==> flow/design.v <==
`timescale 1ns / 1ps
`default_nettype none
module bit_extender(X,Z);
	input wire [15:0] X;
	output wire [31:0] Z;
	wire [31:0] T;
	assign T[15:0] = X[15:0];
	assign T[31] = X[15];
	assign T[30] = X[15];
	assign T[29] = X[15];
	assign T[28] = X[15];
	assign T[27] = X[15];
	assign T[26] = X[15];
	assign T[25] = X[15];
	assign T[24] = X[15];
	assign T[23] = X[15];
	assign T[22] = X[15];
	assign T[21] = X[15];
	assign T[20] = X[15];
	assign T[19] = X[15];
	assign T[18] = X[15];
	assign T[17] = X[15];
	assign T[16] = X[15];
	assign Z = T;
endmodule
`default_nettype wire
`timescale 1ns / 1ps
`default_nettype none
module mux_2to1(X,Y,C,R);
   parameter N = 32;
   input  wire [(N-1):0] X, Y;
   input  wire           C;
   output wire [(N-1):0] R;
   assign R = C ? Y : X;
endmodule
`default_nettype wire
`timescale 1ns / 1ps
`default_nettype none
module mux_4to1(W,X,Y,Z,C,R);
   parameter N = 32;
	input  wire [(N-1):0] W, X, Y, Z;
	input  wire [1:0]     C;
	output wire [(N-1):0] R;
   wire [(N-1):0] mux_lsb_0_out, mux_lsb_1_out;
   mux_2to1 #(.N(N)) MUX_LSB_0 (.X(W), .Y(X), .C(C[0]), .R(mux_lsb_0_out));
   mux_2to1 #(.N(N)) MUX_LSB_1 (.X(Y), .Y(Z), .C(C[0]), .R(mux_lsb_1_out));
   mux_2to1 #(.N(N)) MUX_MSB (.X(mux_lsb_0_out), .Y(mux_lsb_1_out), .C(C[1]), .R(R));
endmodule
`default_nettype wire
`timescale 1ns / 1ps
`default_nettype none
module mux_16to1(X1,X2,X3,X4,X5,X6,X7,X8,X9,X10,X11,X12,X13,X14,X15,X16,C,R);
   parameter N = 32;
	input  wire [(N-1):0] X1, X2, X3, X4, X5, X6, X7, X8,
                         X9, X10, X11, X12, X13, X14, X15, X16;
	input  wire [3:0]     C;
	output wire [(N-1):0] R;
   wire [(N-1):0] mux_lsb_0_out, mux_lsb_1_out, mux_lsb_2_out, mux_lsb_3_out;
   mux_4to1 #(.N(N)) MUX_LSB_0 (.W(X1), .X(X2), .Y(X3), .Z(X4), .C(C[1:0]), .R(mux_lsb_0_out));
   mux_4to1 #(.N(N)) MUX_LSB_1 (.W(X5), .X(X6), .Y(X7), .Z(X8), .C(C[1:0]), .R(mux_lsb_1_out));
   mux_4to1 #(.N(N)) MUX_LSB_2 (.W(X9), .X(X10), .Y(X11), .Z(X12), .C(C[1:0]), .R(mux_lsb_2_out));
   mux_4to1 #(.N(N)) MUX_LSB_3 (.W(X13), .X(X14), .Y(X15), .Z(X16), .C(C[1:0]), .R(mux_lsb_3_out));
   mux_4to1 #(.N(N)) MUX_MSB (.W(mux_lsb_0_out), .X(mux_lsb_1_out),
         .Y(mux_lsb_2_out), .Z(mux_lsb_3_out), .C(C[3:2]), .R(R));
endmodule
`default_nettype wire
`timescale 1ns / 1ps
`default_nettype none
module equals(X,Y,Z);
   parameter N = 32;
	input  wire [(N-1):0] X, Y;
	output wire Z;
   wire [(N-1):0] xnor_result;
   assign xnor_result = ~(X ^ Y);  
   assign Z = & xnor_result;  
endmodule
`default_nettype wire
`timescale 1ns / 1ps
`default_nettype none
module add_1bit(X,Y,C_IN,Z,C_OUT);
	input  wire X;
	input  wire Y;
	input  wire C_IN;
	output wire Z;
	output wire C_OUT;
   wire half_sum;
	assign half_sum = X ^ Y;
	assign Z = half_sum ^ C_IN;
	assign C_OUT = X ? (Y | C_IN) : (Y & C_IN);
endmodule
`default_nettype wire
`timescale 1ns / 1ps
`default_nettype none
module add_32bit(X,Y,C_IN,Z,C_OUT);
	input  wire [31:0] X;
	input  wire [31:0] Y;
	input  wire C_IN;
	output wire [31:0] Z;
	output wire C_OUT;
   wire [30:0] carry;
	add_1bit ADD0 (.X(X[0]), .Y(Y[0]), .C_IN(C_IN), .Z(Z[0]), .C_OUT(carry[0]));
	add_1bit ADD1 (.X(X[1]), .Y(Y[1]), .C_IN(carry[0]), .Z(Z[1]), .C_OUT(carry[1]));
	add_1bit ADD2 (.X(X[2]), .Y(Y[2]), .C_IN(carry[1]), .Z(Z[2]), .C_OUT(carry[2]));
	add_1bit ADD3 (.X(X[3]), .Y(Y[3]), .C_IN(carry[2]), .Z(Z[3]), .C_OUT(carry[3]));
	add_1bit ADD4 (.X(X[4]), .Y(Y[4]), .C_IN(carry[3]), .Z(Z[4]), .C_OUT(carry[4]));
	add_1bit ADD5 (.X(X[5]), .Y(Y[5]), .C_IN(carry[4]), .Z(Z[5]), .C_OUT(carry[5]));
	add_1bit ADD6 (.X(X[6]), .Y(Y[6]), .C_IN(carry[5]), .Z(Z[6]), .C_OUT(carry[6]));
	add_1bit ADD7 (.X(X[7]), .Y(Y[7]), .C_IN(carry[6]), .Z(Z[7]), .C_OUT(carry[7]));
	add_1bit ADD8 (.X(X[8]), .Y(Y[8]), .C_IN(carry[7]), .Z(Z[8]), .C_OUT(carry[8]));
	add_1bit ADD9 (.X(X[9]), .Y(Y[9]), .C_IN(carry[8]), .Z(Z[9]), .C_OUT(carry[9]));
	add_1bit ADD10 (.X(X[10]), .Y(Y[10]), .C_IN(carry[9]), .Z(Z[10]), .C_OUT(carry[10]));
	add_1bit ADD11 (.X(X[11]), .Y(Y[11]), .C_IN(carry[10]), .Z(Z[11]), .C_OUT(carry[11]));
	add_1bit ADD12 (.X(X[12]), .Y(Y[12]), .C_IN(carry[11]), .Z(Z[12]), .C_OUT(carry[12]));
	add_1bit ADD13 (.X(X[13]), .Y(Y[13]), .C_IN(carry[12]), .Z(Z[13]), .C_OUT(carry[13]));
	add_1bit ADD14 (.X(X[14]), .Y(Y[14]), .C_IN(carry[13]), .Z(Z[14]), .C_OUT(carry[14]));
	add_1bit ADD15 (.X(X[15]), .Y(Y[15]), .C_IN(carry[14]), .Z(Z[15]), .C_OUT(carry[15]));
	add_1bit ADD16 (.X(X[16]), .Y(Y[16]), .C_IN(carry[15]), .Z(Z[16]), .C_OUT(carry[16]));
	add_1bit ADD17 (.X(X[17]), .Y(Y[17]), .C_IN(carry[16]), .Z(Z[17]), .C_OUT(carry[17]));
	add_1bit ADD18 (.X(X[18]), .Y(Y[18]), .C_IN(carry[17]), .Z(Z[18]), .C_OUT(carry[18]));
	add_1bit ADD19 (.X(X[19]), .Y(Y[19]), .C_IN(carry[18]), .Z(Z[19]), .C_OUT(carry[19]));
	add_1bit ADD20 (.X(X[20]), .Y(Y[20]), .C_IN(carry[19]), .Z(Z[20]), .C_OUT(carry[20]));
	add_1bit ADD21 (.X(X[21]), .Y(Y[21]), .C_IN(carry[20]), .Z(Z[21]), .C_OUT(carry[21]));
	add_1bit ADD22 (.X(X[22]), .Y(Y[22]), .C_IN(carry[21]), .Z(Z[22]), .C_OUT(carry[22]));
	add_1bit ADD23 (.X(X[23]), .Y(Y[23]), .C_IN(carry[22]), .Z(Z[23]), .C_OUT(carry[23]));
	add_1bit ADD24 (.X(X[24]), .Y(Y[24]), .C_IN(carry[23]), .Z(Z[24]), .C_OUT(carry[24]));
	add_1bit ADD25 (.X(X[25]), .Y(Y[25]), .C_IN(carry[24]), .Z(Z[25]), .C_OUT(carry[25]));
	add_1bit ADD26 (.X(X[26]), .Y(Y[26]), .C_IN(carry[25]), .Z(Z[26]), .C_OUT(carry[26]));
	add_1bit ADD27 (.X(X[27]), .Y(Y[27]), .C_IN(carry[26]), .Z(Z[27]), .C_OUT(carry[27]));
	add_1bit ADD28 (.X(X[28]), .Y(Y[28]), .C_IN(carry[27]), .Z(Z[28]), .C_OUT(carry[28]));
	add_1bit ADD29 (.X(X[29]), .Y(Y[29]), .C_IN(carry[28]), .Z(Z[29]), .C_OUT(carry[29]));
	add_1bit ADD30 (.X(X[30]), .Y(Y[30]), .C_IN(carry[29]), .Z(Z[30]), .C_OUT(carry[30]));
	add_1bit ADD31 (.X(X[31]), .Y(Y[31]), .C_IN(carry[30]), .Z(Z[31]), .C_OUT(C_OUT));
endmodule
`default_nettype wire
`timescale 1ns / 1ps
`default_nettype none
module subtract_1bit(
   X,
   Y,
   C_IN,
   Z,
   C_OUT
);
	input  wire X;
	input  wire Y;
	input  wire C_IN;
	output wire Z;
	output wire C_OUT;
   assign Z = (X^Y)^C_IN;
   assign C_OUT = X ? (Y & C_IN) : (Y | C_IN);
endmodule
`default_nettype wire
`timescale 1ns / 1ps
`default_nettype none
module subtract_32bit(
   X,
   Y,
   C_IN,
   Z,
   C_OUT
);
	input  wire [31:0] X;
	input  wire [31:0] Y;
	input  wire C_IN;
	output wire [31:0] Z;
	output wire C_OUT;
   wire [30:0] carry;
   subtract_1bit sub1_0 (.X(X[0]), .Y(Y[0]), .C_IN(C_IN), .Z(Z[0]), .C_OUT(carry[0]));
   subtract_1bit sub1_1 (.X(X[1]), .Y(Y[1]), .C_IN(carry[0]), .Z(Z[1]), .C_OUT(carry[1]));
   subtract_1bit sub1_2 (.X(X[2]), .Y(Y[2]), .C_IN(carry[1]), .Z(Z[2]), .C_OUT(carry[2]));
   subtract_1bit sub1_3 (.X(X[3]), .Y(Y[3]), .C_IN(carry[2]), .Z(Z[3]), .C_OUT(carry[3]));
   subtract_1bit sub1_4 (.X(X[4]), .Y(Y[4]), .C_IN(carry[3]), .Z(Z[4]), .C_OUT(carry[4]));
   subtract_1bit sub1_5 (.X(X[5]), .Y(Y[5]), .C_IN(carry[4]), .Z(Z[5]), .C_OUT(carry[5]));
   subtract_1bit sub1_6 (.X(X[6]), .Y(Y[6]), .C_IN(carry[5]), .Z(Z[6]), .C_OUT(carry[6]));
   subtract_1bit sub1_7 (.X(X[7]), .Y(Y[7]), .C_IN(carry[6]), .Z(Z[7]), .C_OUT(carry[7]));
   subtract_1bit sub1_8 (.X(X[8]), .Y(Y[8]), .C_IN(carry[7]), .Z(Z[8]), .C_OUT(carry[8]));
   subtract_1bit sub1_9 (.X(X[9]), .Y(Y[9]), .C_IN(carry[8]), .Z(Z[9]), .C_OUT(carry[9]));
   subtract_1bit sub1_10 (.X(X[10]), .Y(Y[10]), .C_IN(carry[9]), .Z(Z[10]), .C_OUT(carry[10]));
   subtract_1bit sub1_11 (.X(X[11]), .Y(Y[11]), .C_IN(carry[10]), .Z(Z[11]), .C_OUT(carry[11]));
   subtract_1bit sub1_12 (.X(X[12]), .Y(Y[12]), .C_IN(carry[11]), .Z(Z[12]), .C_OUT(carry[12]));
   subtract_1bit sub1_13 (.X(X[13]), .Y(Y[13]), .C_IN(carry[12]), .Z(Z[13]), .C_OUT(carry[13]));
   subtract_1bit sub1_14 (.X(X[14]), .Y(Y[14]), .C_IN(carry[13]), .Z(Z[14]), .C_OUT(carry[14]));
   subtract_1bit sub1_15 (.X(X[15]), .Y(Y[15]), .C_IN(carry[14]), .Z(Z[15]), .C_OUT(carry[15]));
   subtract_1bit sub1_16 (.X(X[16]), .Y(Y[16]), .C_IN(carry[15]), .Z(Z[16]), .C_OUT(carry[16]));
   subtract_1bit sub1_17 (.X(X[17]), .Y(Y[17]), .C_IN(carry[16]), .Z(Z[17]), .C_OUT(carry[17]));
   subtract_1bit sub1_18 (.X(X[18]), .Y(Y[18]), .C_IN(carry[17]), .Z(Z[18]), .C_OUT(carry[18]));
   subtract_1bit sub1_19 (.X(X[19]), .Y(Y[19]), .C_IN(carry[18]), .Z(Z[19]), .C_OUT(carry[19]));
   subtract_1bit sub1_20 (.X(X[20]), .Y(Y[20]), .C_IN(carry[19]), .Z(Z[20]), .C_OUT(carry[20]));
   subtract_1bit sub1_21 (.X(X[21]), .Y(Y[21]), .C_IN(carry[20]), .Z(Z[21]), .C_OUT(carry[21]));
   subtract_1bit sub1_22 (.X(X[22]), .Y(Y[22]), .C_IN(carry[21]), .Z(Z[22]), .C_OUT(carry[22]));
   subtract_1bit sub1_23 (.X(X[23]), .Y(Y[23]), .C_IN(carry[22]), .Z(Z[23]), .C_OUT(carry[23]));
   subtract_1bit sub1_24 (.X(X[24]), .Y(Y[24]), .C_IN(carry[23]), .Z(Z[24]), .C_OUT(carry[24]));
   subtract_1bit sub1_25 (.X(X[25]), .Y(Y[25]), .C_IN(carry[24]), .Z(Z[25]), .C_OUT(carry[25]));
   subtract_1bit sub1_26 (.X(X[26]), .Y(Y[26]), .C_IN(carry[25]), .Z(Z[26]), .C_OUT(carry[26]));
   subtract_1bit sub1_27 (.X(X[27]), .Y(Y[27]), .C_IN(carry[26]), .Z(Z[27]), .C_OUT(carry[27]));
   subtract_1bit sub1_28 (.X(X[28]), .Y(Y[28]), .C_IN(carry[27]), .Z(Z[28]), .C_OUT(carry[28]));
   subtract_1bit sub1_29 (.X(X[29]), .Y(Y[29]), .C_IN(carry[28]), .Z(Z[29]), .C_OUT(carry[29]));
   subtract_1bit sub1_30 (.X(X[30]), .Y(Y[30]), .C_IN(carry[29]), .Z(Z[30]), .C_OUT(carry[30]));
   subtract_1bit sub1_31 (.X(X[31]), .Y(Y[31]), .C_IN(carry[30]), .Z(Z[31]), .C_OUT(C_OUT));
endmodule
`default_nettype wire
`timescale 1ns / 1ps
`default_nettype none
module set_less_than_32bit(X,Y,Z);
	input  wire [31:0] X;
	input  wire [31:0] Y;
	output wire Z;
   wire sign_bit_xor, sub_cout;
   wire [31:0] subtract_result;
   assign sign_bit_xor = X[31] ^ Y[31];
   subtract_32bit SUB1 (.X(X), .Y(Y), .Z(subtract_result), .C_IN(1'b0), .C_OUT(sub_cout));
   assign Z = sign_bit_xor ? X[31] : subtract_result[31];
endmodule
`default_nettype wire
`timescale 1ns / 1ps
`default_nettype none
module shift_left_1bit(X,Y,I,Z);
	input  wire [31:0] X;
	input  wire [31:0] Y;
	input  wire [31:0] I;
	output wire Z;
   wire [31:0] index;
   wire lt0, gt31, temp;
   subtract_32bit SUB (.X(I), .Y(Y), .Z(index), .C_IN(1'b0), .C_OUT(temp));
   set_less_than_32bit LT0 (.X(index), .Y(32'd0), .Z(lt0));
   set_less_than_32bit GT31 (.X(32'd31), .Y(index), .Z(gt31));
   assign Z = (lt0 | gt31) ? 1'b0 : X[index];
endmodule
`default_nettype wire
`timescale 1ns / 1ps
`default_nettype none
module shift_right_1bit(X,Y,I,V,Z);
	input  wire [31:0] X, Y, I;
   input  wire V;
	output wire Z;
   wire [31:0] index;
   wire lt32, gte0, temp;
   add_32bit ADD (.X(I), .Y(Y), .Z(index), .C_IN(1'b0), .C_OUT(temp));
   set_less_than_32bit LT32 (.X(index), .Y(32'd32), .Z(lt32));
   set_less_than_32bit GTE0 (.X(32'hffffffff), .Y(index), .Z(gte0));
   assign Z = (lt32 & gte0) ? X[index] : V;
endmodule
`default_nettype wire
`timescale 1ns / 1ps
`default_nettype none
module shift_left_32bit(X,Y,Z);
	input  wire [31:0] X;
	input  wire [31:0] Y;
	output wire [31:0] Z;
   wire [31:0] tempZ;
   shift_left_1bit BIT0 (.X(X), .Y(Y), .I(0), .Z(tempZ[0]));
   shift_left_1bit BIT1 (.X(X), .Y(Y), .I(1), .Z(tempZ[1]));
   shift_left_1bit BIT2 (.X(X), .Y(Y), .I(2), .Z(tempZ[2]));
   shift_left_1bit BIT3 (.X(X), .Y(Y), .I(3), .Z(tempZ[3]));
   shift_left_1bit BIT4 (.X(X), .Y(Y), .I(4), .Z(tempZ[4]));
   shift_left_1bit BIT5 (.X(X), .Y(Y), .I(5), .Z(tempZ[5]));
   shift_left_1bit BIT6 (.X(X), .Y(Y), .I(6), .Z(tempZ[6]));
   shift_left_1bit BIT7 (.X(X), .Y(Y), .I(7), .Z(tempZ[7]));
   shift_left_1bit BIT8 (.X(X), .Y(Y), .I(8), .Z(tempZ[8]));
   shift_left_1bit BIT9 (.X(X), .Y(Y), .I(9), .Z(tempZ[9]));
   shift_left_1bit BIT10 (.X(X), .Y(Y), .I(10), .Z(tempZ[10]));
   shift_left_1bit BIT11 (.X(X), .Y(Y), .I(11), .Z(tempZ[11]));
   shift_left_1bit BIT12 (.X(X), .Y(Y), .I(12), .Z(tempZ[12]));
   shift_left_1bit BIT13 (.X(X), .Y(Y), .I(13), .Z(tempZ[13]));
   shift_left_1bit BIT14 (.X(X), .Y(Y), .I(14), .Z(tempZ[14]));
   shift_left_1bit BIT15 (.X(X), .Y(Y), .I(15), .Z(tempZ[15]));
   shift_left_1bit BIT16 (.X(X), .Y(Y), .I(16), .Z(tempZ[16]));
   shift_left_1bit BIT17 (.X(X), .Y(Y), .I(17), .Z(tempZ[17]));
   shift_left_1bit BIT18 (.X(X), .Y(Y), .I(18), .Z(tempZ[18]));
   shift_left_1bit BIT19 (.X(X), .Y(Y), .I(19), .Z(tempZ[19]));
   shift_left_1bit BIT20 (.X(X), .Y(Y), .I(20), .Z(tempZ[20]));
   shift_left_1bit BIT21 (.X(X), .Y(Y), .I(21), .Z(tempZ[21]));
   shift_left_1bit BIT22 (.X(X), .Y(Y), .I(22), .Z(tempZ[22]));
   shift_left_1bit BIT23 (.X(X), .Y(Y), .I(23), .Z(tempZ[23]));
   shift_left_1bit BIT24 (.X(X), .Y(Y), .I(24), .Z(tempZ[24]));
   shift_left_1bit BIT25 (.X(X), .Y(Y), .I(25), .Z(tempZ[25]));
   shift_left_1bit BIT26 (.X(X), .Y(Y), .I(26), .Z(tempZ[26]));
   shift_left_1bit BIT27 (.X(X), .Y(Y), .I(27), .Z(tempZ[27]));
   shift_left_1bit BIT28 (.X(X), .Y(Y), .I(28), .Z(tempZ[28]));
   shift_left_1bit BIT29 (.X(X), .Y(Y), .I(29), .Z(tempZ[29]));
   shift_left_1bit BIT30 (.X(X), .Y(Y), .I(30), .Z(tempZ[30]));
   shift_left_1bit BIT31 (.X(X), .Y(Y), .I(31), .Z(tempZ[31]));
   mux_2to1 SPECIAL_CASE (.X(tempZ), .Y(32'b0), .C(Y[31]), .R(Z));
endmodule
`default_nettype wire
`timescale 1ns / 1ps
`default_nettype none
module shift_right_logical_32bit(X,Y,Z);
	input  wire [31:0] X;
	input  wire [31:0] Y;
	output wire [31:0] Z;
   wire [31:0] tempZ;
   shift_right_1bit BIT0 (.X(X), .Y(Y), .I(0), .V(1'b0), .Z(tempZ[0]));
   shift_right_1bit BIT1 (.X(X), .Y(Y), .I(1), .V(1'b0), .Z(tempZ[1]));
   shift_right_1bit BIT2 (.X(X), .Y(Y), .I(2), .V(1'b0), .Z(tempZ[2]));
   shift_right_1bit BIT3 (.X(X), .Y(Y), .I(3), .V(1'b0), .Z(tempZ[3]));
   shift_right_1bit BIT4 (.X(X), .Y(Y), .I(4), .V(1'b0), .Z(tempZ[4]));
   shift_right_1bit BIT5 (.X(X), .Y(Y), .I(5), .V(1'b0), .Z(tempZ[5]));
   shift_right_1bit BIT6 (.X(X), .Y(Y), .I(6), .V(1'b0), .Z(tempZ[6]));
   shift_right_1bit BIT7 (.X(X), .Y(Y), .I(7), .V(1'b0), .Z(tempZ[7]));
   shift_right_1bit BIT8 (.X(X), .Y(Y), .I(8), .V(1'b0), .Z(tempZ[8]));
   shift_right_1bit BIT9 (.X(X), .Y(Y), .I(9), .V(1'b0), .Z(tempZ[9]));
   shift_right_1bit BIT10 (.X(X), .Y(Y), .I(10), .V(1'b0), .Z(tempZ[10]));
   shift_right_1bit BIT11 (.X(X), .Y(Y), .I(11), .V(1'b0), .Z(tempZ[11]));
   shift_right_1bit BIT12 (.X(X), .Y(Y), .I(12), .V(1'b0), .Z(tempZ[12]));
   shift_right_1bit BIT13 (.X(X), .Y(Y), .I(13), .V(1'b0), .Z(tempZ[13]));
   shift_right_1bit BIT14 (.X(X), .Y(Y), .I(14), .V(1'b0), .Z(tempZ[14]));
   shift_right_1bit BIT15 (.X(X), .Y(Y), .I(15), .V(1'b0), .Z(tempZ[15]));
   shift_right_1bit BIT16 (.X(X), .Y(Y), .I(16), .V(1'b0), .Z(tempZ[16]));
   shift_right_1bit BIT17 (.X(X), .Y(Y), .I(17), .V(1'b0), .Z(tempZ[17]));
   shift_right_1bit BIT18 (.X(X), .Y(Y), .I(18), .V(1'b0), .Z(tempZ[18]));
   shift_right_1bit BIT19 (.X(X), .Y(Y), .I(19), .V(1'b0), .Z(tempZ[19]));
   shift_right_1bit BIT20 (.X(X), .Y(Y), .I(20), .V(1'b0), .Z(tempZ[20]));
   shift_right_1bit BIT21 (.X(X), .Y(Y), .I(21), .V(1'b0), .Z(tempZ[21]));
   shift_right_1bit BIT22 (.X(X), .Y(Y), .I(22), .V(1'b0), .Z(tempZ[22]));
   shift_right_1bit BIT23 (.X(X), .Y(Y), .I(23), .V(1'b0), .Z(tempZ[23]));
   shift_right_1bit BIT24 (.X(X), .Y(Y), .I(24), .V(1'b0), .Z(tempZ[24]));
   shift_right_1bit BIT25 (.X(X), .Y(Y), .I(25), .V(1'b0), .Z(tempZ[25]));
   shift_right_1bit BIT26 (.X(X), .Y(Y), .I(26), .V(1'b0), .Z(tempZ[26]));
   shift_right_1bit BIT27 (.X(X), .Y(Y), .I(27), .V(1'b0), .Z(tempZ[27]));
   shift_right_1bit BIT28 (.X(X), .Y(Y), .I(28), .V(1'b0), .Z(tempZ[28]));
   shift_right_1bit BIT29 (.X(X), .Y(Y), .I(29), .V(1'b0), .Z(tempZ[29]));
   shift_right_1bit BIT30 (.X(X), .Y(Y), .I(30), .V(1'b0), .Z(tempZ[30]));
   shift_right_1bit BIT31 (.X(X), .Y(Y), .I(31), .V(1'b0), .Z(tempZ[31]));
   mux_2to1 SPECIAL_CASE (.X(tempZ), .Y(32'b0), .C(Y[31]), .R(Z));
endmodule
`default_nettype wire
`timescale 1ns / 1ps
`default_nettype none
module shift_right_arithmetic_32bit(X,Y,Z);
	input  wire [31:0] X;
	input  wire [31:0] Y;
	output wire [31:0] Z;
   wire [31:0] tempZ;
   shift_right_1bit BIT0 (.X(X), .Y(Y), .I(0), .V(X[31]), .Z(tempZ[0]));
   shift_right_1bit BIT1 (.X(X), .Y(Y), .I(1), .V(X[31]), .Z(tempZ[1]));
   shift_right_1bit BIT2 (.X(X), .Y(Y), .I(2), .V(X[31]), .Z(tempZ[2]));
   shift_right_1bit BIT3 (.X(X), .Y(Y), .I(3), .V(X[31]), .Z(tempZ[3]));
   shift_right_1bit BIT4 (.X(X), .Y(Y), .I(4), .V(X[31]), .Z(tempZ[4]));
   shift_right_1bit BIT5 (.X(X), .Y(Y), .I(5), .V(X[31]), .Z(tempZ[5]));
   shift_right_1bit BIT6 (.X(X), .Y(Y), .I(6), .V(X[31]), .Z(tempZ[6]));
   shift_right_1bit BIT7 (.X(X), .Y(Y), .I(7), .V(X[31]), .Z(tempZ[7]));
   shift_right_1bit BIT8 (.X(X), .Y(Y), .I(8), .V(X[31]), .Z(tempZ[8]));
   shift_right_1bit BIT9 (.X(X), .Y(Y), .I(9), .V(X[31]), .Z(tempZ[9]));
   shift_right_1bit BIT10 (.X(X), .Y(Y), .I(10), .V(X[31]), .Z(tempZ[10]));
   shift_right_1bit BIT11 (.X(X), .Y(Y), .I(11), .V(X[31]), .Z(tempZ[11]));
   shift_right_1bit BIT12 (.X(X), .Y(Y), .I(12), .V(X[31]), .Z(tempZ[12]));
   shift_right_1bit BIT13 (.X(X), .Y(Y), .I(13), .V(X[31]), .Z(tempZ[13]));
   shift_right_1bit BIT14 (.X(X), .Y(Y), .I(14), .V(X[31]), .Z(tempZ[14]));
   shift_right_1bit BIT15 (.X(X), .Y(Y), .I(15), .V(X[31]), .Z(tempZ[15]));
   shift_right_1bit BIT16 (.X(X), .Y(Y), .I(16), .V(X[31]), .Z(tempZ[16]));
   shift_right_1bit BIT17 (.X(X), .Y(Y), .I(17), .V(X[31]), .Z(tempZ[17]));
   shift_right_1bit BIT18 (.X(X), .Y(Y), .I(18), .V(X[31]), .Z(tempZ[18]));
   shift_right_1bit BIT19 (.X(X), .Y(Y), .I(19), .V(X[31]), .Z(tempZ[19]));
   shift_right_1bit BIT20 (.X(X), .Y(Y), .I(20), .V(X[31]), .Z(tempZ[20]));
   shift_right_1bit BIT21 (.X(X), .Y(Y), .I(21), .V(X[31]), .Z(tempZ[21]));
   shift_right_1bit BIT22 (.X(X), .Y(Y), .I(22), .V(X[31]), .Z(tempZ[22]));
   shift_right_1bit BIT23 (.X(X), .Y(Y), .I(23), .V(X[31]), .Z(tempZ[23]));
   shift_right_1bit BIT24 (.X(X), .Y(Y), .I(24), .V(X[31]), .Z(tempZ[24]));
   shift_right_1bit BIT25 (.X(X), .Y(Y), .I(25), .V(X[31]), .Z(tempZ[25]));
   shift_right_1bit BIT26 (.X(X), .Y(Y), .I(26), .V(X[31]), .Z(tempZ[26]));
   shift_right_1bit BIT27 (.X(X), .Y(Y), .I(27), .V(X[31]), .Z(tempZ[27]));
   shift_right_1bit BIT28 (.X(X), .Y(Y), .I(28), .V(X[31]), .Z(tempZ[28]));
   shift_right_1bit BIT29 (.X(X), .Y(Y), .I(29), .V(X[31]), .Z(tempZ[29]));
   shift_right_1bit BIT30 (.X(X), .Y(Y), .I(30), .V(X[31]), .Z(tempZ[30]));
   shift_right_1bit BIT31 (.X(X), .Y(Y), .I(31), .V(X[31]), .Z(tempZ[31]));
   wire [31:0] test_minus1;
   wire [1:0] spec_cases;
   wire temp, test_gt31, test_lt0;
   add_32bit TEST_MINUS1_ADD (.X(X), .Y(32'b1), .Z(test_minus1), .C_IN(1'b0), .C_OUT(temp));
   set_less_than_32bit LT0 (.X(Y), .Y(32'b0), .Z(test_lt0));
   set_less_than_32bit GT31 (.X(32'd31), .Y(Y), .Z(test_gt31));
   assign spec_cases[0] = 1'b0;  
   assign spec_cases[1] = test_gt31 | test_lt0;
   mux_4to1 SPECIALCASES (.W(tempZ), .X(32'b0), .Y(32'b0), .Z(32'b0), .C(spec_cases), .R(Z));
endmodule
`default_nettype wire
`timescale 1ns / 1ps
`default_nettype none
module alu(X,Y,op_code,Z,overflow,equal,zero);
	input  wire [31:0] X;
	input  wire [31:0] Y;
	input  wire [3:0] op_code;
	output wire [31:0] Z;
	output wire overflow;
	output wire equal;
	output wire zero;
   wire [31:0] and_output, or_output,  xor_output, nor_output, add_output,
               sub_output, slt_output, srl_output, sra_output, sll_output;
   wire add_cout, sub_cout;
   assign and_output = X & Y;
   assign or_output  = X | Y;
   assign xor_output = X ^ Y;
   assign nor_output = ~or_output;
   add_32bit ADDER (.X(X), .Y(Y), .C_IN(1'b0), .Z(add_output), .C_OUT(add_cout));
   subtract_32bit SUBTRACTER (.X(X), .Y(Y), .C_IN(1'b0), .Z(sub_output), .C_OUT(sub_cout));
   set_less_than_32bit SLT (.X(X), .Y(Y), .Z(slt_output[0]));
   assign slt_output[31:1] = 31'b0;
   shift_right_logical_32bit SRL (.X(Y), .Y(X), .Z(srl_output));
   shift_right_arithmetic_32bit SRA (.X(Y), .Y(X), .Z(sra_output));
   shift_left_32bit SLL (.X(Y), .Y(X), .Z(sll_output));
   mux_16to1 RESULT_MUX
             (.X1(and_output),
              .X2(or_output),
              .X3(xor_output),
              .X4(nor_output),
              .X5(32'b0),
              .X6(add_output),
              .X7(sub_output),
              .X8(slt_output),
              .X9(srl_output),
              .X10(sll_output),
              .X11(sra_output),
              .X12(32'b0),
              .X13(32'b0),
              .X14(32'b0),
              .X15(32'b0),
              .X16(32'b0),
              .C(op_code),
              .R(Z));
    mux_16to1 #(.N(1)) VALIDITY_MUX
              (.X1(1'b1),
               .X2(1'b1),
               .X3(1'b1),
               .X4(1'b1),
               .X5(1'b1),  
               .X6(1'b1),
               .X7(1'b1),
               .X8(1'b1),
               .X9(1'b1),
               .X10(1'b1),
               .X11(1'b1),
               .X12(1'b0),
               .X13(1'b0),
               .X14(1'b0),
               .X15(1'b0),
               .X16(1'b0),
               .C(op_code),
               .R(is_valid));
    wire is_valid, sub_equal_0, z_equal_0, overflow_bit;
    wire [1:0] op_is_add_sub;
    equals #(.N(4)) IS_ADD (.X(op_code), .Y(4'b0101), .Z(op_is_add_sub[1]));
    equals #(.N(4)) IS_SUB (.X(op_code), .Y(4'b0110), .Z(op_is_add_sub[0]));
    equals #(.N(32)) SUB_IS_0 (.X(sub_output), .Y(32'b0), .Z(sub_equal_0));
    equals #(.N(32)) Z_IS_0 (.X(Z), .Y(32'b0), .Z(z_equal_0));
    wire sub_overflow = (X[31] ^ Y[31]) ? (X[31] ^ Z[31]) : 0;
    wire add_overflow = (X[31] ^ Y[31]) ? 0 : (X[31] ^ Z[31]);
    mux_4to1 #(.N(1)) OVERFLOW (.W(1'b0), .X(sub_overflow), .Y(add_overflow),
                                .Z(1'b0), .R(overflow_bit), .C(op_is_add_sub));
    assign equal = is_valid ? sub_equal_0 : 1'b0;
    assign zero = is_valid ? z_equal_0 : 1'b0;
    assign overflow = is_valid ? overflow_bit : 1'b0;
endmodule
`default_nettype wire
`timescale 1ns / 1ps
`default_nettype none
module alu_control(alu_op, opcode, F, op);
	input  wire [2:0] alu_op;  
   input  wire [5:0] opcode;
	input  wire [5:0] F;
	output reg [3:0] op;
	always @(*) begin
      op <= 4'b0101;  
      if (alu_op == 3'b000) begin
         if (opcode == 6'b001000) op <= 4'b0101;   
         else if (opcode == 6'b001100) op <= 4'b0000;   
         else if (opcode == 6'b001101) op <= 4'b0001;   
         else if (opcode == 6'b001010) op <= 4'b0111;   
         else if (opcode == 6'b001110) op <= 4'b0010;   
      end  
      else if (alu_op == 3'b001 || alu_op == 3'b100) op <= 4'b0101;
		else if (alu_op == 3'b010) op <= 4'b0110;
		else if (alu_op === 3'b011) begin
         if (F == 6'b100100) op <= 4'b0000;  
         else if (F == 6'b100101) op <= 4'b0001;  
         else if (F == 6'b100110) op <= 4'b0010;  
         else if (F == 6'b100111) op <= 4'b0011;  
         else if (F == 6'b100000) op <= 4'b0101;  
         else if (F == 6'b100010) op <= 4'b0110;  
         else if (F == 6'b101010) op <= 4'b0111;  
         else if (F == 6'b000010) op <= 4'b1000;  
         else if (F == 6'b000000) op <= 4'b1001;  
         else if (F == 6'b000011) op <= 4'b1010;  
		end
	end
endmodule
`default_nettype wire
`timescale 1ns / 1ps
`default_nettype none
module control_unit(cclk, rstb, I, State, PcWriteCond, PcWrite, IorD, MemRead, MemWrite,
   MemToReg, IrWrite, PcSource, AluOp, AluSrcA, AluSrcB, RegWrite, RegDst, NextState);
   input  wire cclk, rstb;
	input  wire [31:0] I;
   input  wire [3:0] State;
   output wire PcWrite, IorD, MemRead, MemWrite, MemToReg, IrWrite, RegWrite;
   output wire [1:0] PcSource, PcWriteCond, AluSrcA, AluSrcB, RegDst;
   output wire [2:0] AluOp;
   output reg  [3:0] NextState;
	wire R;   
   wire RS;  
	wire L;   
	wire S;   
	wire B;   
   wire J;   
   wire JAL;
	assign R = ~I[31] & ~I[30] & ~I[29] & ~I[28] & ~I[27] & ~I[26];
   assign RS = R & (I[5:2] == 4'b0000);
	assign L = I[31] & ~I[30] & ~I[29] & ~I[28] & I[27] & I[26];
	assign S = I[31] & ~I[30] & I[29] & ~I[28] & I[27] & I[26];
	assign B = ~I[31] & ~I[30] & ~I[29] & I[28] & ~I[27];
   assign J = (~I[31] & ~I[30] & ~I[29] & ~I[28] & I[27]) | (R & (I[20:0] == 20'd8));
   assign JAL = J & (I[31:26] == 6'b000011);
   assign PcWrite = (State == 4'b0000 | State == 4'b1001) ? 1'b1 : 1'b0;
   assign PcWriteCond = (State == 4'b1000) ? {B & I[26], B & ~I[26]} : 2'b0;
   assign IorD = (State == 4'b0011 | State == 4'b0101) ? 1'b1 : 1'b0;
   assign MemRead = (State == 4'b0000 | State == 4'b0011) ? 1'b1 : 1'b0;
   assign MemWrite = (State == 4'b0101) ? 1'b1 : 1'b0;
   assign MemToReg = (State == 4'b0100) ? 1'b1 : 1'b0;
   assign IrWrite = (State == 4'b0000) ? 1'b1 : 1'b0;
   assign RegWrite = (State == 4'b0100 | State == 4'b0111 | State == 4'b1011 | State == 4'b1101) ? 1'b1 : 1'b0;
   assign RegDst = (State == 4'b1101) ? 2'b10
         : (State == 4'b0111 ? 1'b1 : 1'b0);
   assign AluSrcA = (State == 4'b0010 | State == 4'b0110 |
         State == 4'b1000 | State == 4'b1010) ? (R & RS ? 2'b10 : 2'b01) : 2'b00;
   assign AluSrcB = (State == 4'b0000) ? 2'b01
         : ((State == 4'b0001) ? 2'b11
            : ((State == 4'b0010 | State == 4'b1010) ? 2'b10 : 2'b00));
   assign PcSource = (State == 4'b1000) ? 2'b01
         : ((State == 4'b1001) ? (R ? 2'b11 : 2'b10) : 2'b00);
	assign AluOp = (State == 4'b0000 | State == 4'b0001) ? 3'b100
      : (R ? 3'b011
         : (B ? 3'b010
            : ((L | S) ? 3'b001 : 3'b000)));
   always @(posedge cclk) begin
      if (~rstb) begin
         NextState <= 4'b0000;
      end else begin
         case (State)
         4'b0000: NextState <= 4'b0001;
         4'b0001: begin
            if (JAL) NextState <= 4'b1101;
            else if (J) NextState <= 4'b1001;
            else if (B) NextState <= 4'b1000;
            else if (L | S) NextState <= 4'b0010;
            else if (R) NextState <= 4'b0110;
            else NextState <= 4'b1010;
         end
         4'b0010: begin
            if (L) NextState <= 4'b0011;
            else if (S) NextState <= 4'b0101;
            else NextState <= 4'b1111;
         end
         4'b0011: begin
            if (L) NextState <= 4'b0100;
            else NextState <= 4'b1111;
         end
         4'b0100: begin
            if (L) NextState <= 4'b0000;
            else NextState <= 4'b1111;
         end
         4'b0101: begin
            if (S) NextState <= 4'b1100;
            else NextState <= 4'b1111;
         end
         4'b0110: begin
            if (R) NextState <= 4'b0111;
            else NextState <= 4'b1111;
         end
         4'b0111: begin
            if (R) NextState <= 4'b0000;
            else NextState <= 4'b1111;
         end
         4'b1000: begin
            if (B) NextState <= 4'b1100;
            else NextState <= 4'b1111;
         end
         4'b1001: begin
            if (J) NextState <= 4'b1100;
            else NextState <= 4'b1111;
         end
         4'b1010: begin
            if (~R && ~J) NextState <= 4'b1011;
            else NextState <= 4'b1111;
         end
         4'b1011: begin
            if (~R && ~J) NextState <= 4'b0000;
            else NextState <= 4'b1111;
         end
         4'b1100: NextState <= 4'b0000;
         4'b1101: begin
            if (JAL) NextState <= 4'b1001;
            else NextState <= 4'b1111;
         end
         default: NextState <= 4'b1111;
         endcase
      end
   end
endmodule
`default_nettype wire
`timescale 1ns / 1ps
`default_nettype none
module register_file(cclk,rstb,write,read_reg_0,read_reg_1,write_reg,write_data,reg0,reg1);
	input  wire cclk;
	input  wire rstb;
	input  wire write;
	input  wire [4:0] read_reg_0;
	input  wire [4:0] read_reg_1;
	input  wire [4:0] write_reg;
	input  wire [31:0] write_data;
	output wire [31:0] reg0;
	output wire [31:0] reg1;
   reg [31:0] registers[31:0];
   assign reg0 = registers[read_reg_0];
   assign reg1 = registers[read_reg_1];
   always @(posedge cclk) begin
      if (~rstb) begin
         registers[0] <= 32'b0;
         registers[1] <= 32'b0;
         registers[2] <= 32'b0;
         registers[3] <= 32'b0;
         registers[4] <= 32'b0;
         registers[5] <= 32'b0;
         registers[6] <= 32'b0;
         registers[7] <= 32'b0;
         registers[8] <= 32'b0;
         registers[9] <= 32'b0;
         registers[10] <= 32'b0;
         registers[11] <= 32'b0;
         registers[12] <= 32'b0;
         registers[13] <= 32'b0;
         registers[14] <= 32'b0;
         registers[15] <= 32'b0;
         registers[16] <= 32'b0;
         registers[17] <= 32'b0;
         registers[18] <= 32'b0;
         registers[19] <= 32'b0;
         registers[20] <= 32'b0;
         registers[21] <= 32'b0;
         registers[22] <= 32'b0;
         registers[23] <= 32'b0;
         registers[24] <= 32'b0;
         registers[25] <= 32'b0;
         registers[26] <= 32'b0;
         registers[27] <= 32'b0;
         registers[28] <= 32'b0;
         registers[29] <= 32'b0;
         registers[30] <= 32'b0;
         registers[31] <= 32'b0;
      end else begin
         if (write) begin
            registers[write_reg] <= write_data;
         end
      end
   end
endmodule
`default_nettype wire
`timescale 1ns/1ps
`default_nettype none
module mips(clk, rstb, mem_wr_data, mem_addr, mem_rd_data, mem_wr_ena, PC);
	input wire clk, rstb;
	output wire mem_wr_ena;
	output wire [31:0] mem_wr_data, mem_addr;
	input wire [31:0] mem_rd_data;             
	output reg [31:0] PC;
   reg  [31:0] MemDataReg, InstReg, RegA, RegB, AluOut;
   wire [4:0] RegFile_WriteAddr;
   wire [31:0] RegFile_WriteData;
   wire [31:0] RegFile_Data0, RegFile_Data1, AluAMux, AluBMux;
   wire Ctl_PcWrite, Ctl_IorD, Ctl_MemRead, Ctl_MemWrite,
        Ctl_MemToReg, Ctl_IrWrite, Ctl_RegWrite;
   wire [1:0] Ctl_PcWriteCond, Ctl_PcSource, Ctl_AluSrcA, Ctl_AluSrcB, Ctl_RegDst;
   wire [2:0] Ctl_AluOp;
   wire [3:0] Ctl_State;
   wire [3:0] AluCtl_AluOpcode;
   wire Alu_Zero;
   wire [31:0] Alu_Z;
   wire [31:0] SignExtend_Out;
   assign mem_addr = Ctl_IorD ? AluOut : PC;
   assign mem_wr_data = RegB;
   assign mem_wr_ena = Ctl_MemWrite;
   assign RegFile_WriteAddr = Ctl_RegDst[1] ? 5'd31 : (Ctl_RegDst[0] ? InstReg[15:11] : InstReg[20:16]);
   assign RegFile_WriteData = Ctl_RegDst[1] ? PC : (Ctl_MemToReg ? mem_rd_data : AluOut);
   assign AluAMux = Ctl_AluSrcA[1] ? InstReg[10:6] : (Ctl_AluSrcA[0] ? RegA : PC);
   assign AluBMux = Ctl_AluSrcB[1]
      ? (Ctl_AluSrcB[0] ? {SignExtend_Out[29:0],2'b0} : SignExtend_Out)
      : (Ctl_AluSrcB[0] ? 32'd4 : RegB);
	register_file REGFILE (.cclk(clk), .rstb(rstb), .write(Ctl_RegWrite),
         .write_reg(RegFile_WriteAddr), .write_data(RegFile_WriteData),
         .read_reg_0(InstReg[25:21]), .read_reg_1(InstReg[20:16]),
         .reg0(RegFile_Data0), .reg1(RegFile_Data1));
   control_unit CONTROL (.cclk(clk), .rstb(rstb), .I(InstReg), .State(Ctl_State),
      .PcWriteCond(Ctl_PcWriteCond), .PcWrite(Ctl_PcWrite), .IorD(Ctl_IorD),
      .MemRead(Ctl_MemRead), .MemWrite(Ctl_MemWrite), .MemToReg(Ctl_MemToReg),
      .IrWrite(Ctl_IrWrite), .PcSource(Ctl_PcSource), .AluOp(Ctl_AluOp),
      .AluSrcA(Ctl_AluSrcA), .AluSrcB(Ctl_AluSrcB), .RegWrite(Ctl_RegWrite),
      .RegDst(Ctl_RegDst), .NextState(Ctl_State));
   alu_control ALU_CONTROL (.alu_op(Ctl_AluOp),
      .opcode(InstReg[31:26]), .F(InstReg[5:0]), .op(AluCtl_AluOpcode));
   alu ALU (.X(AluAMux), .Y(AluBMux), .op_code(AluCtl_AluOpcode), .Z(Alu_Z), .zero(Alu_Zero));
   bit_extender SIGN_EXTEND (.X(InstReg[15:0]), .Z(SignExtend_Out));
   always @(posedge clk) begin
      if (~rstb) begin
         MemDataReg <= 32'b0;
         InstReg <= 32'b0;
         RegA <= 32'b0;
         RegB <= 32'b0;
         AluOut <= 32'b0;
         PC <= 32'h00400000;
      end else begin
         RegA <= RegFile_Data0;
         RegB <= RegFile_Data1;
         if (Ctl_MemToReg) MemDataReg <= mem_rd_data;
         if (Ctl_IrWrite) InstReg <= mem_rd_data;
         AluOut <= Alu_Z;
         if (Ctl_PcWrite || (Ctl_PcWriteCond[0] & Alu_Zero) ||
              (Ctl_PcWriteCond[1] & ~Alu_Zero)) begin
            case (Ctl_PcSource)
            2'b00: PC <= Alu_Z;
            2'b01: PC <= AluOut;
            2'b10: PC <= {PC[31:28], InstReg[25:0], 2'b0};
            2'b11: PC <= RegA;
            endcase
         end
      end
   end
endmodule
`default_nettype wire
Lab notebook: mips

---- Reports on mips ----
Module mips before and after one edit of its RTL, step after step.
Lines under "before" count in the file above, lines under "after" in the edited file.
"difference": "after" minus "before" as printed here. "relative change": 100 x difference / "before".
Operators: Yosys type, input widths -> output width; for muxes data width and select width s.
Cell names lack the library's common part.
The mark - stands for no value.
set-up
  design top .............................. mips
  clock input ............................. clk
  standard-cell library ................... sky130hd
  library corner .......................... tt_025C_1v80

---- Edit of the RTL ----
The edit as a unified diff against the file above.
This change comes from a script, not from a designer. The edited design behaves differently; no optimisation was intended.
begin of diff
@@ -648,5 +648,5 @@
          registers[31] <= 32'b0;
       end else begin
-         if (write) begin
+         begin
             registers[write_reg] <= write_data;
          end
end of diff

---- Elaborated design ----
Yosys after proc, flatten, opt, wreduce and memory -nomap, before mapping. Memory bits, and registers merged into a memory's read port (data or address), are not among the register bits. Print and check cells are not counted.
Yosys's memory passes give these memory sizes; they may raise the number of words (mostly to a power of two), join words into wider ones and drop unused or constant bits.
storage and ports
  element                  before  after  difference  relative change (%)
  bits in registers        100     100    0           0.00
  memory bits (writable)   1,024   1,024  0           0.00
  memories kept            1       1      0           0.00
  bits of input ports      34      34     0           0.00
  output and inout bits    97      97     0           0.00
  cells after elaboration  5,945   5,938  -7          -0.12
operators by class
  element                           before  after  difference  relative change (%)
  eq/ne operators                   36      36     0           0.00
  shift-type cells                  64      64     0           0.00
  muxes and demuxes                 1,184   1,180  -4          -0.34
  bitwise logic cells               4,642   4,639  -3          -0.06
  reductions and logical operators  13      13     0           0.00
operators by type and width
  operator             before  after  difference  relative change (%)
  $or 1x1->1           1,762   1,759  -3          -0.17
  $mux 1               1,105   1,103  -2          -0.18
  $mux 32              24      23     -1          -4.17
  $mux 5               4       3      -1          -25.00
  $xor 1x1->1          1,879   1,879  0           0.00
  $and 1x1->1          949     949    0           0.00
  $shiftx 32x32->1     64      64     0           0.00
  $not 1->1            47      47     0           0.00
  $mux 4               30      30     0           0.00
  $mux 2               12      12     0           0.00
  $eq 6x6->1 const B   7       7      0           0.00
  $eq 4x4->1 const B   6       6      0           0.00
  $mux 3               6       6      0           0.00
  $eq 6x4->1 const B   5       5      0           0.00
  $eq 4x3->1 const B   4       4      0           0.00
  $eq 6x2->1 const B   3       3      0           0.00
  $logic_or 1x1->1     3       3      0           0.00
  $eq 2x2->1 const B   2       2      0           0.00
  $eq 4x2->1 const B   2       2      0           0.00
  $logic_not 1->1      2       2      0           0.00
  $logic_not 4->1      2       2      0           0.00
  $not 32->32          2       2      0           0.00
  $and 32x32->32       1       1      0           0.00
  $eq 2x1->1 const B   1       1      0           0.00
  $eq 21x4->1 const B  1       1      0           0.00
  $eq 3x1->1 const B   1       1      0           0.00
  $eq 3x2->1 const B   1       1      0           0.00
  $eq 3x3->1 const B   1       1      0           0.00
Not every row of either side is listed.

---- Depth ----
Longest topological path by Yosys (ltp), each cell counted once; first at word level (registers and memories cut), then after technology mapping (sequential cells cut; the memories' decode and read muxes count).
logic depth
  element                       before  after  difference  relative change (%)
  depth after elaboration       86      86     0           0.00
  ABC_AREA                      0       0      -           -
  mapped depth                  63      65     +2          +3.17
  depth with buffers taken out  54      54     0           0.00

---- Synthesis result ----
Yosys stat after the flow's synthesis: flattened, memories mapped to cells. It holds for the ABC_AREA given above (unset counts as 0); a run with the other value may have another netlist.
synthesis totals
  element                              before    after     difference  relative change (%)
  cell count                           8,389     8,434     +45         +0.54
  cell area after synthesis (sq um)    97,916.4  97,952.7  +36.3       +0.04
  sequential part of the area (sq um)  34,232.8  34,232.8  0.0         0.00
  flip-flop cells                      1,198     1,198     0           0.00
  buffer cells                         584       594       +10         +1.71
cells by type
  type      before  after  difference  relative change (%)
  mux2i_1   252     326    +74         +29.37
  a21oi_1   158     204    +46         +29.11
  nand2_1   383     352    -31         -8.09
  a22oi_1   40      11     -29         -72.50
  nor2_1    1,396   1,422  +26         +1.86
  o211ai_1  55      29     -26         -47.27
  o31ai_1   43      20     -23         -53.49
  nor3b_1   10      26     +16         +160.00
  a211oi_1  46      61     +15         +32.61
  nand2b_1  14      29     +15         +107.14
  buf_1     81      94     +13         +16.05
  or4b_2    14      1      -13         -92.86
  a21o_1    12      25     +13         +108.33
  nor3_1    115     127    +12         +10.43
  o221ai_1  22      10     -12         -54.55
  xor2_1    1       12     +11         +1,100.00
  a21boi_0  15      5      -10         -66.67
  clkbuf_1  447     456    +9          +2.01
Not every row of either side is listed.
The figures by module come from a second, unflattened synthesis with its own total; it is not the netlist above.
unflattened totals
  element                                          before     after      difference  relative change (%)
  cell total of the unflattened synthesis          43,791     43,791     0           0.00
  area total of the unflattened synthesis (sq um)  423,301.0  423,509.9  +208.9      +0.05
Rows give one instance, submodules left out.
modules, before
  module               instances  cells  area (sq um)  seq. area (sq um)
  subtract_1bit        7,296      4      32.5          0.0
  add_1bit             2,080      2      33.8          0.0
  register_file        1          4,646  55,939.9      30,749.5
  shift_right_1bit     64         34     357.8         0.0
  shift_left_1bit      32         26     341.6         0.0
  mux_2to1 (N=32)      18         36     544.3         0.0
  mips                 1          784    7,930.1       3,203.1
  set_less_than_32bit  195        4      16.3          0.0
  alu                  1          200    1,610.3       0.0
  mux_2to1             2          36     544.3         0.0
  control_unit         1          127    823.3         80.1
  equals (N=32)        2          43     346.6         0.0
  mux_2to1 (N=1)       18         1      15.0          0.0
  bit_extender         1          32     240.2         0.0
before: Further modules, not shown: 12.
modules, after
  module               instances  cells  area (sq um)  seq. area (sq um)
  subtract_1bit        7,296      4      32.5          0.0
  add_1bit             2,080      2      33.8          0.0
  register_file        1          4,646  56,148.9      30,749.5
  shift_right_1bit     64         34     357.8         0.0
  shift_left_1bit      32         26     341.6         0.0
  mux_2to1 (N=32)      18         36     544.3         0.0
  mips                 1          784    7,930.1       3,203.1
  set_less_than_32bit  195        4      16.3          0.0
  alu                  1          200    1,610.3       0.0
  mux_2to1             2          36     544.3         0.0
  control_unit         1          127    823.3         80.1
  equals (N=32)        2          43     346.6         0.0
  mux_2to1 (N=1)       18         1      15.0          0.0
  bit_extender         1          32     240.2         0.0
after: Further modules, not shown: 12.

---- Path before layout ----
Path of least setup slack by OpenSTA after synthesis, without wires, with an ideal clock, recovery checks aside; 20% of the period is set as input and as output delay. Where synthesis merged equal registers, the netlist keeps one of their names.
path after synthesis
  element                              before               after                 difference  relative change (%)
  kind                                 reg-to-reg           reg-to-reg            -           -
  start point                          register InstReg[4]  register InstReg[29]  -           -
  end point                            register PC[22]      register PC[25]       -           -
  period (ns)                          13.0                 13.0                  0.0         0.00
  setup time (ns)                      0.125                0.080                 -0.045      -
  launch time at the first pin (ns)    0.000                0.000                 0.000       -
  arrival time (ns)                    11.973               11.836                -0.137      -1.14
  required time (ns)                   12.875               12.920                +0.045      +0.35
  slack (ns)                           0.902                1.084                 +0.182      -
  path delay (ns)                      12.098               11.916                -0.182      -1.50
  driving pins on the path             52                   50                    -2          -3.85
  buffers on the path                  5                    7                     +2          +40.00
  period reached after synthesis (ns)  12.098               11.916                -0.182      -1.50
"path delay" is the arrival time less input delay plus setup time.
"driving pins on the path" counts driving pins, that of a launching flip-flop among them; a cell with two outputs on the path counts twice.
"period reached after synthesis" is the clock period less the worst setup slack; recovery checks do not enter. This is arithmetic on one report: input and output delays are still those of the set period (20% each).
The rows between start and end are the longest chain of elaborated cells between them; the timing report does not say that the signal goes this way. Where chains are equally long, one stands for them.
Each line given opens the expression or statement behind the cell; cells for indexed reads and writes are added by Yosys, which also makes memories of some case tables.
A register here has more assigning lines than the two given.
between the ends, after synthesis, before
  path through ............................ dfxtp_1 buf_6 or4_4 buf_6 nor4_4 or2_2 clkbuf_1 inv_1 ha_1 ha_1 ha_1 ha_1 ha_1 ha_1 ha_1 ha_1 ha_1 ha_1 (+16 left out) nor4_1 nand3_1 or3_1 a222oi_1 a31oi_1 a2111oi_0 a32oi_1 a2111oi_0 nand4_1 nor4_1 nand4_1 nor4_2 nand4_1 nor4_4 nor3_1 buf_6 buf_6 mux2i_1
  cells in the longest elaborated chain ... 80
  elaborated cells on any way between the ends .. 5,807
  classes of those cells .................. 9 x eq/ne; 64 x shift; 1129 x mux; 4600 x logic; 5 x reduce/logical
RTL lines, path after synthesis, before
  element              line  RTL
  start: declaration   665   reg  [31:0] MemDataReg, InstReg, RegA, RegB, AluOut;
  start: assignment    704   InstReg <= 32'b0;
  start: assignment    713   if (Ctl_IrWrite) InstReg <= mem_rd_data;
  $logic_not 4->1      507   assign RS = R & (I[5:2] == 4'b0000);
  $and 1x1->1          507
  $and 1x1->1          524   State == 4'b1000 | State == 4'b1010) ? (R & RS ? 2'b10 : 2'b01) : 2'b00;
  $mux 2               524
  $mux 2               523   assign AluSrcA = (State == 4'b0010 | State == 4'b0110 |
  $mux 32 x2           683   assign AluAMux = Ctl_AluSrcA[1] ? InstReg[10:6] : (Ctl_AluSrcA[0] ? RegA : PC);
  $mux 1               150   assign C_OUT = X ? (Y & C_IN) : (Y | C_IN);
  (+61 left out)       -
  $mux 1               212   assign Z = sign_bit_xor ? X[31] : subtract_result[31];
  $mux 32 x4           34    assign R = C ? Y : X;
  $not 32->32          74    assign xnor_result = ~(X ^ Y);
  $reduce_and 32->1    75    assign Z = & xnor_result;
  $mux 1               451   assign zero = is_valid ? z_equal_0 : 1'b0;
  $and 1x1->1          715   if (Ctl_PcWrite || (Ctl_PcWriteCond[0] & Alu_Zero) ||
  $logic_or 1x1->1 x2  715
  end: assignment      718   2'b00: PC <= Alu_Z;
  end: assignment      719   2'b01: PC <= AluOut;
  end: declaration     664   output reg [31:0] PC;
between the ends, after synthesis, after
  path through ............................ dfxtp_1 buf_2 or4_1 buf_2 nor4_1 buf_2 or3_1 clkbuf_1 clkinv_1 ha_1 ha_1 ha_1 ha_1 ha_1 ha_1 ha_1 ha_1 ha_1 (+14 left out) nor4_1 nand4_1 or3_1 a31oi_1 o31ai_1 a2111oi_0 and4b_1 and4_1 nand4_1 nor4b_1 nor4b_2 and3_1 buf_4 mux2i_1 buf_6 buf_6 nor3_2 nor3b_1
  cells in the longest elaborated chain ... 84
  elaborated cells on any way between the ends .. 5,830
  classes of those cells .................. 12 x eq/ne; 64 x shift; 1130 x mux; 4618 x logic; 6 x reduce/logical
RTL lines, path after synthesis, after
  element              line  RTL
  start: declaration   665   reg  [31:0] MemDataReg, InstReg, RegA, RegB, AluOut;
  start: assignment    704   InstReg <= 32'b0;
  start: assignment    713   if (Ctl_IrWrite) InstReg <= mem_rd_data;
  $not 1->1            506   assign R = ~I[31] & ~I[30] & ~I[29] & ~I[28] & ~I[27] & ~I[26];
  $and 1x1->1 x4       506
  $and 1x1->1          507   assign RS = R & (I[5:2] == 4'b0000);
  $and 1x1->1          524   State == 4'b1000 | State == 4'b1010) ? (R & RS ? 2'b10 : 2'b01) : 2'b00;
  $mux 2               524
  $mux 2               523   assign AluSrcA = (State == 4'b0010 | State == 4'b0110 |
  $mux 32 x2           683   assign AluAMux = Ctl_AluSrcA[1] ? InstReg[10:6] : (Ctl_AluSrcA[0] ? RegA : PC);
  (+62 left out)       -
  $mux 1               212   assign Z = sign_bit_xor ? X[31] : subtract_result[31];
  $mux 32 x4           34    assign R = C ? Y : X;
  $not 32->32          74    assign xnor_result = ~(X ^ Y);
  $reduce_and 32->1    75    assign Z = & xnor_result;
  $mux 1               451   assign zero = is_valid ? z_equal_0 : 1'b0;
  $and 1x1->1          715   if (Ctl_PcWrite || (Ctl_PcWriteCond[0] & Alu_Zero) ||
  $logic_or 1x1->1 x2  715
  end: assignment      718   2'b00: PC <= Alu_Z;
  end: assignment      719   2'b01: PC <= AluOut;
  end: declaration     664   output reg [31:0] PC;

---- Timing after layout ----
From the final timing report of the runs of pair A: the path of least setup slack in the routed layout; clock arrival at registers is part of the times.
path post-layout
  element                            before               after                 difference  relative change (%)
  kind                               reg-to-reg           reg-to-reg            -           -
  start point                        register InstReg[3]  register InstReg[27]  -           -
  end point                          register PC[10]      register PC[15]       -           -
  period (ns)                        13.0                 13.0                  0.0         0.00
  setup time (ns)                    0.08                 0.15                  +0.07       -
  launch time at the first pin (ns)  0.74                 0.75                  +0.01       +1.35
  arrival time (ns)                  13.23                13.00                 -0.23       -1.74
  required time (ns)                 13.66                13.60                 -0.06       -0.44
  slack (ns)                         0.43                 0.60                  +0.17       -
  driving pins on the path           52                   53                    +1          +1.92
  buffers on the path                1                    1                     0           0.00
The rows between start and end are the longest chain of elaborated cells between them; the timing report does not say that the signal goes this way. Where chains are equally long, one stands for them.
A register here has more assigning lines than the two given.
between the ends, post-layout, before
  path through ............................ dfxtp_1 or4_1 o211ai_1 nand3_2 ha_1 inv_1 ha_1 inv_1 ha_1 ha_1 ha_1 ha_1 ha_1 ha_1 ha_1 ha_1 ha_1 ha_1 (+16 left out) ha_1 nor4_1 nand3_1 or3_1 a222oi_1 a31oi_1 a2111oi_0 a32oi_1 a2111oi_2 nand4_1 nor4_1 nand4_1 nor4_2 nand4_1 nor4_4 nor3_2 buf_12 o31ai_1
  cells in the longest elaborated chain ... 80
  elaborated cells on any way between the ends .. 5,807
  classes of those cells .................. 9 x eq/ne; 64 x shift; 1129 x mux; 4600 x logic; 5 x reduce/logical
RTL lines, path post-layout, before
  element              line  RTL
  start: declaration   665   reg  [31:0] MemDataReg, InstReg, RegA, RegB, AluOut;
  start: assignment    704   InstReg <= 32'b0;
  start: assignment    713   if (Ctl_IrWrite) InstReg <= mem_rd_data;
  $logic_not 4->1      507   assign RS = R & (I[5:2] == 4'b0000);
  $and 1x1->1          507
  $and 1x1->1          524   State == 4'b1000 | State == 4'b1010) ? (R & RS ? 2'b10 : 2'b01) : 2'b00;
  $mux 2               524
  $mux 2               523   assign AluSrcA = (State == 4'b0010 | State == 4'b0110 |
  $mux 32 x2           683   assign AluAMux = Ctl_AluSrcA[1] ? InstReg[10:6] : (Ctl_AluSrcA[0] ? RegA : PC);
  $mux 1               150   assign C_OUT = X ? (Y & C_IN) : (Y | C_IN);
  (+61 left out)       -
  $mux 1               212   assign Z = sign_bit_xor ? X[31] : subtract_result[31];
  $mux 32 x4           34    assign R = C ? Y : X;
  $not 32->32          74    assign xnor_result = ~(X ^ Y);
  $reduce_and 32->1    75    assign Z = & xnor_result;
  $mux 1               451   assign zero = is_valid ? z_equal_0 : 1'b0;
  $and 1x1->1          715   if (Ctl_PcWrite || (Ctl_PcWriteCond[0] & Alu_Zero) ||
  $logic_or 1x1->1 x2  715
  end: assignment      718   2'b00: PC <= Alu_Z;
  end: assignment      719   2'b01: PC <= AluOut;
  end: declaration     664   output reg [31:0] PC;
between the ends, post-layout, after
  path through ............................ dfxtp_1 or4_1 o31ai_4 a21oi_4 inv_4 ha_1 inv_1 ha_1 ha_1 inv_1 ha_1 inv_1 ha_1 ha_1 ha_1 ha_1 ha_1 ha_1 (+17 left out) ha_1 ha_1 ha_1 nor4_1 nand3_1 or3_1 mux2i_1 a2111oi_2 o31ai_1 nor4_1 nand4_1 nor4b_1 nor4b_2 and3_1 mux2i_4 buf_4 o21ai_1 nor3b_1
  cells in the longest elaborated chain ... 82
  elaborated cells on any way between the ends .. 5,823
  classes of those cells .................. 12 x eq/ne; 64 x shift; 1130 x mux; 4611 x logic; 6 x reduce/logical
RTL lines, path post-layout, after
  element              line  RTL
  start: declaration   665   reg  [31:0] MemDataReg, InstReg, RegA, RegB, AluOut;
  start: assignment    704   InstReg <= 32'b0;
  start: assignment    713   if (Ctl_IrWrite) InstReg <= mem_rd_data;
  $not 1->1            506   assign R = ~I[31] & ~I[30] & ~I[29] & ~I[28] & ~I[27] & ~I[26];
  $and 1x1->1 x2       506
  $and 1x1->1          507   assign RS = R & (I[5:2] == 4'b0000);
  $and 1x1->1          524   State == 4'b1000 | State == 4'b1010) ? (R & RS ? 2'b10 : 2'b01) : 2'b00;
  $mux 2               524
  $mux 2               523   assign AluSrcA = (State == 4'b0010 | State == 4'b0110 |
  $mux 32 x2           683   assign AluAMux = Ctl_AluSrcA[1] ? InstReg[10:6] : (Ctl_AluSrcA[0] ? RegA : PC);
  (+62 left out)       -
  $mux 1               212   assign Z = sign_bit_xor ? X[31] : subtract_result[31];
  $mux 32 x4           34    assign R = C ? Y : X;
  $not 32->32          74    assign xnor_result = ~(X ^ Y);
  $reduce_and 32->1    75    assign Z = & xnor_result;
  $mux 1               451   assign zero = is_valid ? z_equal_0 : 1'b0;
  $and 1x1->1          715   if (Ctl_PcWrite || (Ctl_PcWriteCond[0] & Alu_Zero) ||
  $logic_or 1x1->1 x2  715
  end: assignment      718   2'b00: PC <= Alu_Z;
  end: assignment      719   2'b01: PC <= AluOut;
  end: declaration     664   output reg [31:0] PC;

---- Flow runs ----
Both versions went through the flow (Yosys, OpenROAD) with the same settings in each pair. Constraints: input delay and output delay 20% of the set period each, output load 0.01 pF.
settings, pair A
  CORE_UTILIZATION ........................ 40
  PLACE_DENSITY ........................... 0.6
  period_ns ............................... 13.0
  CAP_MARGIN .............................. 20
  CORE_MARGIN ............................. 2
  SLEW_MARGIN ............................. 20
results, pair A
  element                                         before     after      difference  relative change (%)
  cell area after synthesis (sq um)               97,916.4   97,952.7   +36.3       +0.04
  die area (sq um)                                248,767.0  248,856.0  +89.0       +0.04
  standard-cell area of the final layout (sq um)  107,503.0  107,991.0  +488.0      +0.45
  final utilization                               0.442      0.444      +0.002      -
  worst slack on setup checks (ns)                0.431      0.596      +0.165      -
  total negative slack on setup checks (ns)       0.000      0.000      0.000       -
  worst hold slack (ns)                           0.472      0.447      -0.025      -
  clock period reached (ns)                       12.569     12.404     -0.165      -1.31
settings, pair B
  CELL_PAD_IN_SITES_DETAIL_PLACEMENT ...... 2
  CORE_ASPECT_RATIO ....................... 1.01
  CORE_UTILIZATION ........................ 28
  CTS_CLUSTER_SIZE ........................ 40
  MAX_ROUTING_LAYER ....................... met4
  PLACE_DENSITY_LB_ADDON .................. 0.27
  SETUP_SLACK_MARGIN ...................... 2.11
  TNS_END_PERCENT ......................... 10
  period_ns ............................... 12.6
  CAP_MARGIN .............................. 20
  CORE_MARGIN ............................. 2
  SLEW_MARGIN ............................. 20
results, pair B
  element                                         before     after      difference  relative change (%)
  cell area after synthesis (sq um)               97,916.4   97,952.7   +36.3       +0.04
  die area (sq um)                                354,448.0  354,579.0  +131.0      +0.04
  standard-cell area of the final layout (sq um)  112,834.0  116,747.0  +3,913.0    +3.47
  final utilization                               0.324      0.335      +0.011      -
  worst slack on setup checks (ns)                0.982      1.464      +0.482      -
  total negative slack on setup checks (ns)       0.000      0.000      0.000       -
  worst hold slack (ns)                           0.477      0.453      -0.024      -
  clock period reached (ns)                       11.618     11.136     -0.482      -4.15
"clock period reached" is the run's clock period less its worst setup slack. It is reckoned from that one timing run; input and output delays stay at 20% of the period that was set.
